==> flow/design.v <==
module adc_interface (
    input wire clk,
    input wire rst_n,
    input wire [11:0] adc_data,
    input wire adc_valid,
    output reg [11:0] voltage_fb,
    output reg data_ready
);
    always @(posedge clk or negedge rst_n) begin
        if (!rst_n) begin
            voltage_fb <= 12'd0;
            data_ready <= 1'b0;
        end else begin
            if (adc_valid) begin
                voltage_fb <= adc_data;
                data_ready <= 1'b1;
            end else begin
                data_ready <= 1'b0;
            end
        end
    end
endmodule
module pid_controller #(
    parameter DATA_WIDTH = 12,
    parameter KP = 16'd100,
    parameter KI = 16'd10,
    parameter KD = 16'd5,
    parameter SETPOINT = 12'd2048
)(
    input wire clk,
    input wire rst_n,
    input wire [DATA_WIDTH-1:0] feedback,
    input wire fb_valid,
    output reg [9:0] control_out,
    output reg out_valid
);
    reg signed [DATA_WIDTH:0] error;
    reg signed [DATA_WIDTH:0] prev_error;
    reg signed [31:0] integral;
    reg signed [DATA_WIDTH:0] derivative;
    reg signed [31:0] p_term, i_term, d_term;
    reg signed [31:0] pid_sum;
    always @(posedge clk or negedge rst_n) begin
        if (!rst_n) begin
            error <= 0;
            prev_error <= 0;
            integral <= 0;
            derivative <= 0;
            p_term <= 0;
            i_term <= 0;
            d_term <= 0;
            pid_sum <= 0;
            control_out <= 10'd512;
            out_valid <= 1'b0;
        end else if (fb_valid) begin
            error <= SETPOINT - feedback;
            prev_error <= error;
            if (integral + error > 32'sd100000)
                integral <= 32'sd100000;
            else if (integral + error < -32'sd100000)
                integral <= -32'sd100000;
            else
                integral <= integral + error;
            derivative <= error - prev_error;
            p_term <= ($signed({16'd0, KP}) * error) >>> 8;
            i_term <= ($signed({16'd0, KI}) * integral) >>> 16;
            d_term <= ($signed({16'd0, KD}) * derivative) >>> 8;
            pid_sum <= p_term + i_term + d_term + 32'sd512;
            if (pid_sum > 32'sd1023)
                control_out <= 10'd1023;
            else if (pid_sum < 32'sd0)
                control_out <= 10'd0;
            else
                control_out <= pid_sum[9:0];
            out_valid <= 1'b1;
        end else begin
            out_valid <= 1'b0;
        end
    end
endmodule
module pwm_generator #(
    parameter CLK_FREQ = 100_000_000,
    parameter PWM_FREQ = 100_000,
    parameter PWM_RESOLUTION = 10
)(
    input wire clk,
    input wire rst_n,
    input wire [PWM_RESOLUTION-1:0] duty_cycle,
    output reg pwm_out
);
    localparam COUNTER_MAX = CLK_FREQ / PWM_FREQ;
    reg [$clog2(COUNTER_MAX)-1:0] counter;
    reg [PWM_RESOLUTION-1:0] duty_reg;
    reg [PWM_RESOLUTION-1:0] compare_val;
    always @(posedge clk or negedge rst_n) begin
        if (!rst_n) begin
            counter <= 0;
            duty_reg <= 0;
            compare_val <= 0;
            pwm_out <= 1'b0;
        end else begin
            if (counter < COUNTER_MAX - 1) begin
                counter <= counter + 1;
            end else begin
                counter <= 0;
                duty_reg <= duty_cycle;
            end
            compare_val <= (duty_reg * COUNTER_MAX) >> PWM_RESOLUTION;
            pwm_out <= (counter < compare_val) ? 1'b1 : 1'b0;
        end
    end
endmodule
module buck_converter_top #(
    parameter CLK_FREQ = 100_000_000,
    parameter PWM_FREQ = 100_000,
    parameter V_REF = 12'd2048,
    parameter KP = 16'd100,
    parameter KI = 16'd10,
    parameter KD = 16'd5
)(
    input wire clk,
    input wire rst_n,
    input wire [11:0] adc_data,
    input wire adc_valid,
    output wire pwm_out,
    output wire [11:0] voltage_monitor,
    output wire [9:0] duty_cycle_monitor
);
    wire [11:0] voltage_fb;
    wire adc_ready;
    wire [9:0] duty_cycle;
    wire pid_valid;
    adc_interface adc_if (
        .clk(clk),
        .rst_n(rst_n),
        .adc_data(adc_data),
        .adc_valid(adc_valid),
        .voltage_fb(voltage_fb),
        .data_ready(adc_ready)
    );
    pid_controller #(
        .DATA_WIDTH(12),
        .KP(KP),
        .KI(KI),
        .KD(KD),
        .SETPOINT(V_REF)
    ) pid_ctrl (
        .clk(clk),
        .rst_n(rst_n),
        .feedback(voltage_fb),
        .fb_valid(adc_ready),
        .control_out(duty_cycle),
        .out_valid(pid_valid)
    );
    pwm_generator #(
        .CLK_FREQ(CLK_FREQ),
        .PWM_FREQ(PWM_FREQ),
        .PWM_RESOLUTION(10)
    ) pwm_gen (
        .clk(clk),
        .rst_n(rst_n),
        .duty_cycle(duty_cycle),
        .pwm_out(pwm_out)
    );
    assign voltage_monitor = voltage_fb;
    assign duty_cycle_monitor = duty_cycle;
endmodule
Reports on buck_converter_top. Tool output for the design above, in the order of the flow. Line numbers count from 1 in the design file above. Not given: n/a

Design top: buck_converter_top. Clock port: clk. Cell library: sky130hd. Corner: tt_025C_1v80.

After elaboration. Source: Yosys, flattened and elaborated, memories not mapped. Widths are those after wreduce; folded enables and synchronous resets count as part of the registers. Registers that Yosys merges into a memory's read port (data or address) are not register bits. Print and check cells do not count. Equal cells are merged and count once.

The figure for register bits after elaboration is 195. The figure for output and inout bits is 23. The figure for elaborated cells is 39. Under bits of input ports stands 15.

The entry for $lt $le $gt $ge reads 6. For $mul the number is 4. For $add $sub $neg the number is 7. Under mux-type cells stands 7.

Operators with widths (count): multiplier 4 x 32 -> 31 bit (first input constant) (1); multiplier 10 x 7 -> 17 bit (second input constant) (1); multiplier 6 x 13 -> 19 bit (first input constant) (1); multiplier 4 x 13 -> 17 bit (first input constant) (1); 2-to-1 mux 32 bit (2); less-than comparator 32 x 1 -> 1 bit (second input constant) (1); adder 32 x 11 -> 32 bit (second input constant) (1); greater-than comparator 32 x 11 -> 1 bit (second input constant) (1); adder 32 x 13 -> 32 bit (1); greater-than comparator 32 x 18 -> 1 bit (second input constant) (1); less-than comparator 32 x 18 -> 1 bit (second input constant) (1); 2-to-1 mux 10 bit (3); adder 17 x 9 -> 18 bit (1); adder 13 x 16 -> 17 bit (1); subtractor 12 x 12 -> 13 bit (first input constant) (1); subtractor 13 bit (1); adder 10 x 1 -> 10 bit (second input constant) (1); less-than comparator 10 bit (1); less-than comparator 10 bit (second input constant) (1); 2-to-1 mux 1 bit (2).

Depth. Depth = most cells in a row (Yosys ltp): at word level without a register or memory, in the mapped netlist without a sequential cell, where the memories' decode and read muxes count.

For word-level depth the number is 4. For ABC_AREA the number is 0. Under gate-level depth with buffers stands 18. The entry for depth with buffers taken out reads 18.

Mapped cells and area. Yosys stat after the flow's synthesis: flattened, memories mapped to cells. It holds for the ABC_AREA given above (unset counts as 0); a run with the other value may have another netlist.

Cells by type: sky130_fd_sc_hd__dfrtp_1 (count 191, total area 4.78E+03 µm²); sky130_fd_sc_hd__ha_1 (count 226, total area 2.83E+03 µm²); sky130_fd_sc_hd__fa_1 (count 59, total area 1.18E+03 µm²); sky130_fd_sc_hd__xnor2_1 (count 80, total area 700.672 µm²); sky130_fd_sc_hd__mux2_2 (count 55, total area 619.344 µm²); sky130_fd_sc_hd__inv_1 (count 162, total area 608.083 µm²); sky130_fd_sc_hd__o21ai_0 (count 103, total area 515.494 µm²); sky130_fd_sc_hd__nor2_1 (count 127, total area 476.707 µm²); sky130_fd_sc_hd__a21oi_1 (count 77, total area 385.37 µm²); sky130_fd_sc_hd__nand2_1 (count 100, total area 375.36 µm²); sky130_fd_sc_hd__a21o_1 (count 37, total area 277.766 µm²); sky130_fd_sc_hd__xor2_1 (count 31, total area 271.51 µm²); sky130_fd_sc_hd__o31ai_1 (count 22, total area 165.158 µm²); sky130_fd_sc_hd__nand3_1 (count 32, total area 160.154 µm²); sky130_fd_sc_hd__clkbuf_1 (count 38, total area 142.637 µm²); sky130_fd_sc_hd__nor3_1 (count 27, total area 135.13 µm²); sky130_fd_sc_hd__o21a_1 (count 18, total area 135.13 µm²); sky130_fd_sc_hd__nor2b_1 (count 18, total area 112.608 µm²).

Other cell types: 62; their cells: 242.

Area of sequential cells: 4805.9 µm². The entry for mapped area reads 15766.4 µm². Buffers: 53. The figure for mapped flip-flops is 192. The figure for cell count is 1645.

By module: a second synthesis without flattening, with its own total; a netlist apart from the flattened one above.

Under cells (unflattened synthesis) stands 1599. For area total of the unflattened synthesis the number is 15523.6 µm².

Rows give one instance, submodules left out.

By module: pid_controller (times used 1, seq. area 3479.6 µm², area 12045.3 µm², cells 1277); pwm_generator (times used 1, seq. area 775.7 µm², area 2969.1 µm², cells 296); adc_interface (times used 1, seq. area 325.3 µm², area 509.2 µm², cells 26); buck_converter_top (times used 1, seq. area 0.0 µm², area 0.0 µm², cells 0).

Path before layout. Source: OpenSTA report_checks on the synthesized netlist (no wires, ideal clock, input and output delay 20% of the period each), path of least setup slack; recovery checks are left aside. Register names are those of the netlist, which keeps one name where synthesis merged equal registers.

Path type: register to register. Start point: register pid_ctrl.error[12]. End point: register pid_ctrl.integral[4]. The entry for stages on the path reads 18. The entry for time at the first pin reads 0.000 ns. The figure for arrival is 4.287 ns. Path delay: 4.383 ns. The figure for required time is 9.904 ns. The figure for path slack is 5.617 ns. The figure for clock period is 10.0 ns. Under buffers on the path stands 2. The entry for library setup time reads 0.096 ns. The entry for synthesis period reached reads 4.383 ns.

"path delay" is the arrival time less input delay plus setup time. "stages on the path" counts driving pins, that of a launching flip-flop among them; a cell with two outputs on the path counts twice. "synthesis period reached" = period - worst setup slack (recovery checks aside). The figure is calculated, with input and output delays left at 20% of the set period. Between the ends stands the longest chain of elaborated cells between them, by number of cells; it is not shown to be the way that was timed. Of several equally long chains one is given. A line is the first line of the expression or statement that the cell stems from. Yosys adds cells for indexed reads and writes and turns some case tables into memories. A register here has more assigning lines than the two given.

Cell sequence: sky130_fd_sc_hd__dfrtp_1 sky130_fd_sc_hd__ha_1 sky130_fd_sc_hd__buf_4 sky130_fd_sc_hd__and3_4 sky130_fd_sc_hd__and2_4 sky130_fd_sc_hd__a221oi_2 sky130_fd_sc_hd__o22ai_1 sky130_fd_sc_hd__a21o_1 sky130_fd_sc_hd__a221oi_4 sky130_fd_sc_hd__a211o_1 sky130_fd_sc_hd__nand2_1 sky130_fd_sc_hd__a2111oi_0 sky130_fd_sc_hd__nand4_1 sky130_fd_sc_hd__ha_1 sky130_fd_sc_hd__nor2_1 sky130_fd_sc_hd__clkbuf_1 sky130_fd_sc_hd__a32oi_1 sky130_fd_sc_hd__o31ai_1. Cells in the longest elaborated chain: 4. Elaborated cells between the ends (all ways): 5. Those cells by class: add/sub: 1; compare: 2; mux: 2.

RTL lines, path post-synthesis: start, declared (RTL line 37) `reg signed [DATA_WIDTH:0] error;`; start, assigned (RTL line 45) `error <= 0;`; start, assigned (RTL line 56) `error <= SETPOINT - feedback;`; adder 32 x 13 -> 32 bit (RTL line 60) `else if (integral + error < -32'sd100000)`; less-than comparator 32 x 18 -> 1 bit (RTL line 60); 2-to-1 mux 32 bit (RTL line 60); 2-to-1 mux 32 bit (RTL line 58) `if (integral + error > 32'sd100000)`; end, assigned (RTL line 61) `integral <= -32'sd100000;`; end, assigned (RTL line 63) `integral <= integral + error;`; end, declared (RTL line 39) `reg signed [31:0] integral;`.

Path in the finished layout. From the final timing report of run 1: the path of least setup slack in the routed layout; clock arrival at registers is part of the times.

Path type: register to register. Start point: register pid_ctrl.error[8]. End point: register pid_ctrl.integral[5]. Under buffers on the path stands 1. The entry for time at the first pin reads 0.48 ns. The figure for clock period is 10.0 ns. The entry for stages on the path reads 17. The figure for required time is 10.36 ns. The figure for path slack is 5.30 ns. The figure for arrival is 5.06 ns. The entry for library setup time reads 0.11 ns.

Between the ends stands the longest chain of elaborated cells between them, by number of cells; it is not shown to be the way that was timed. Of several equally long chains one is given. A register here has more assigning lines than the two given.

Cell sequence: sky130_fd_sc_hd__dfrtp_1 sky130_fd_sc_hd__ha_1 sky130_fd_sc_hd__and4_1 sky130_fd_sc_hd__nand2_1 sky130_fd_sc_hd__a21o_1 sky130_fd_sc_hd__nand2_1 sky130_fd_sc_hd__a21o_1 sky130_fd_sc_hd__nor2_1 sky130_fd_sc_hd__o21ai_0 sky130_fd_sc_hd__xor2_1 sky130_fd_sc_hd__inv_1 sky130_fd_sc_hd__ha_1 sky130_fd_sc_hd__nor2_1 sky130_fd_sc_hd__buf_4 sky130_fd_sc_hd__nand4_1 sky130_fd_sc_hd__or2_2 sky130_fd_sc_hd__o221a_2. Cells in the longest elaborated chain: 4. Elaborated cells between the ends (all ways): 5. Those cells by class: add/sub: 1; compare: 2; mux: 2.

RTL lines, path after layout: start, declared (RTL line 37) `reg signed [DATA_WIDTH:0] error;`; start, assigned (RTL line 45) `error <= 0;`; start, assigned (RTL line 56) `error <= SETPOINT - feedback;`; adder 32 x 13 -> 32 bit (RTL line 60) `else if (integral + error < -32'sd100000)`; less-than comparator 32 x 18 -> 1 bit (RTL line 60); 2-to-1 mux 32 bit (RTL line 60); 2-to-1 mux 32 bit (RTL line 58) `if (integral + error > 32'sd100000)`; end, assigned (RTL line 61) `integral <= -32'sd100000;`; end, assigned (RTL line 63) `integral <= integral + error;`; end, declared (RTL line 39) `reg signed [31:0] integral;`.

--- measured runs ---
Flow measurements of buck_converter_top on sky130hd: 3 stored runs with different settings, listed in no order. Input and output delays are each 20% of the period that was set; the output load is 0.01 pF. "achieved clock period" = clock period - worst setup slack. The figure is calculated, with input and output delays left at 20% of the set period. "worst setup path time" = time allowed to the worst setup path (clock period - input delay - output delay, where it has them) - its slack; a late launch clock adds to it, a late capture clock takes from it.

Run 1 has these settings: ABC_AREA 0; CAP_MARGIN 5; CELL_PAD_IN_SITES_GLOBAL_PLACEMENT 3; CORE_UTILIZATION 40; SLEW_MARGIN 15; period_ns 10.0; CORE_MARGIN 2. For the smallest setup slack the run shows 5.303 ns. The summed negative setup slack stands at 0.000 ns. For the final design utilization the run shows 44.4%. The std-cell area (final layout) stands at 17,202.7 µm². The worst setup path time comes to 4.70 ns. Worst setup path kind: register to register. The achieved clock period reads 4.697 ns. For the post-synthesis cell area the run shows 15,766.4 µm². The measured total die area is 41,020.4 µm².

Run 2 has these settings: CORE_UTILIZATION 40; SETUP_SLACK_MARGIN 0.67; period_ns 4.89; CAP_MARGIN 20; CORE_MARGIN 2; SLEW_MARGIN 20. For the post-synthesis cell area the run shows 15,766.4 µm². The summed negative setup slack stands at 0.000 ns. The std-cell area (final layout) stands at 18,078.6 µm². The achieved clock period reads 4.193 ns. The worst setup path time comes to 4.19 ns. Worst setup path kind: register to register. The measured total die area is 41,020.4 µm². For the final design utilization the run shows 46.7%. For the smallest setup slack the run shows 0.697 ns.

Run 3 has these settings: CELL_PAD_IN_SITES_DETAIL_PLACEMENT 2; CELL_PAD_IN_SITES_GLOBAL_PLACEMENT 0; CORE_MARGIN 10; CORE_UTILIZATION 23; CTS_CLUSTER_DIAMETER 56; GPL_ROUTABILITY_DRIVEN 1; GPL_TIMING_DRIVEN 1; MAX_ROUTING_LAYER met5; PLACE_DENSITY 0.85; SETUP_SLACK_MARGIN 0.25; SLEW_MARGIN 25; period_ns 2.94; CAP_MARGIN 20. The achieved clock period reads 7.094 ns. For the post-synthesis cell area the run shows 15,766.4 µm². For the smallest setup slack the run shows -4.154 ns. The std-cell area (final layout) stands at 26,317.7 µm². For the final design utilization the run shows 39.0%. The worst setup path time comes to 7.09 ns. Worst setup path kind: register to register. The summed negative setup slack stands at -231.339 ns. The measured total die area is 79,422.5 µm².
--- end ---
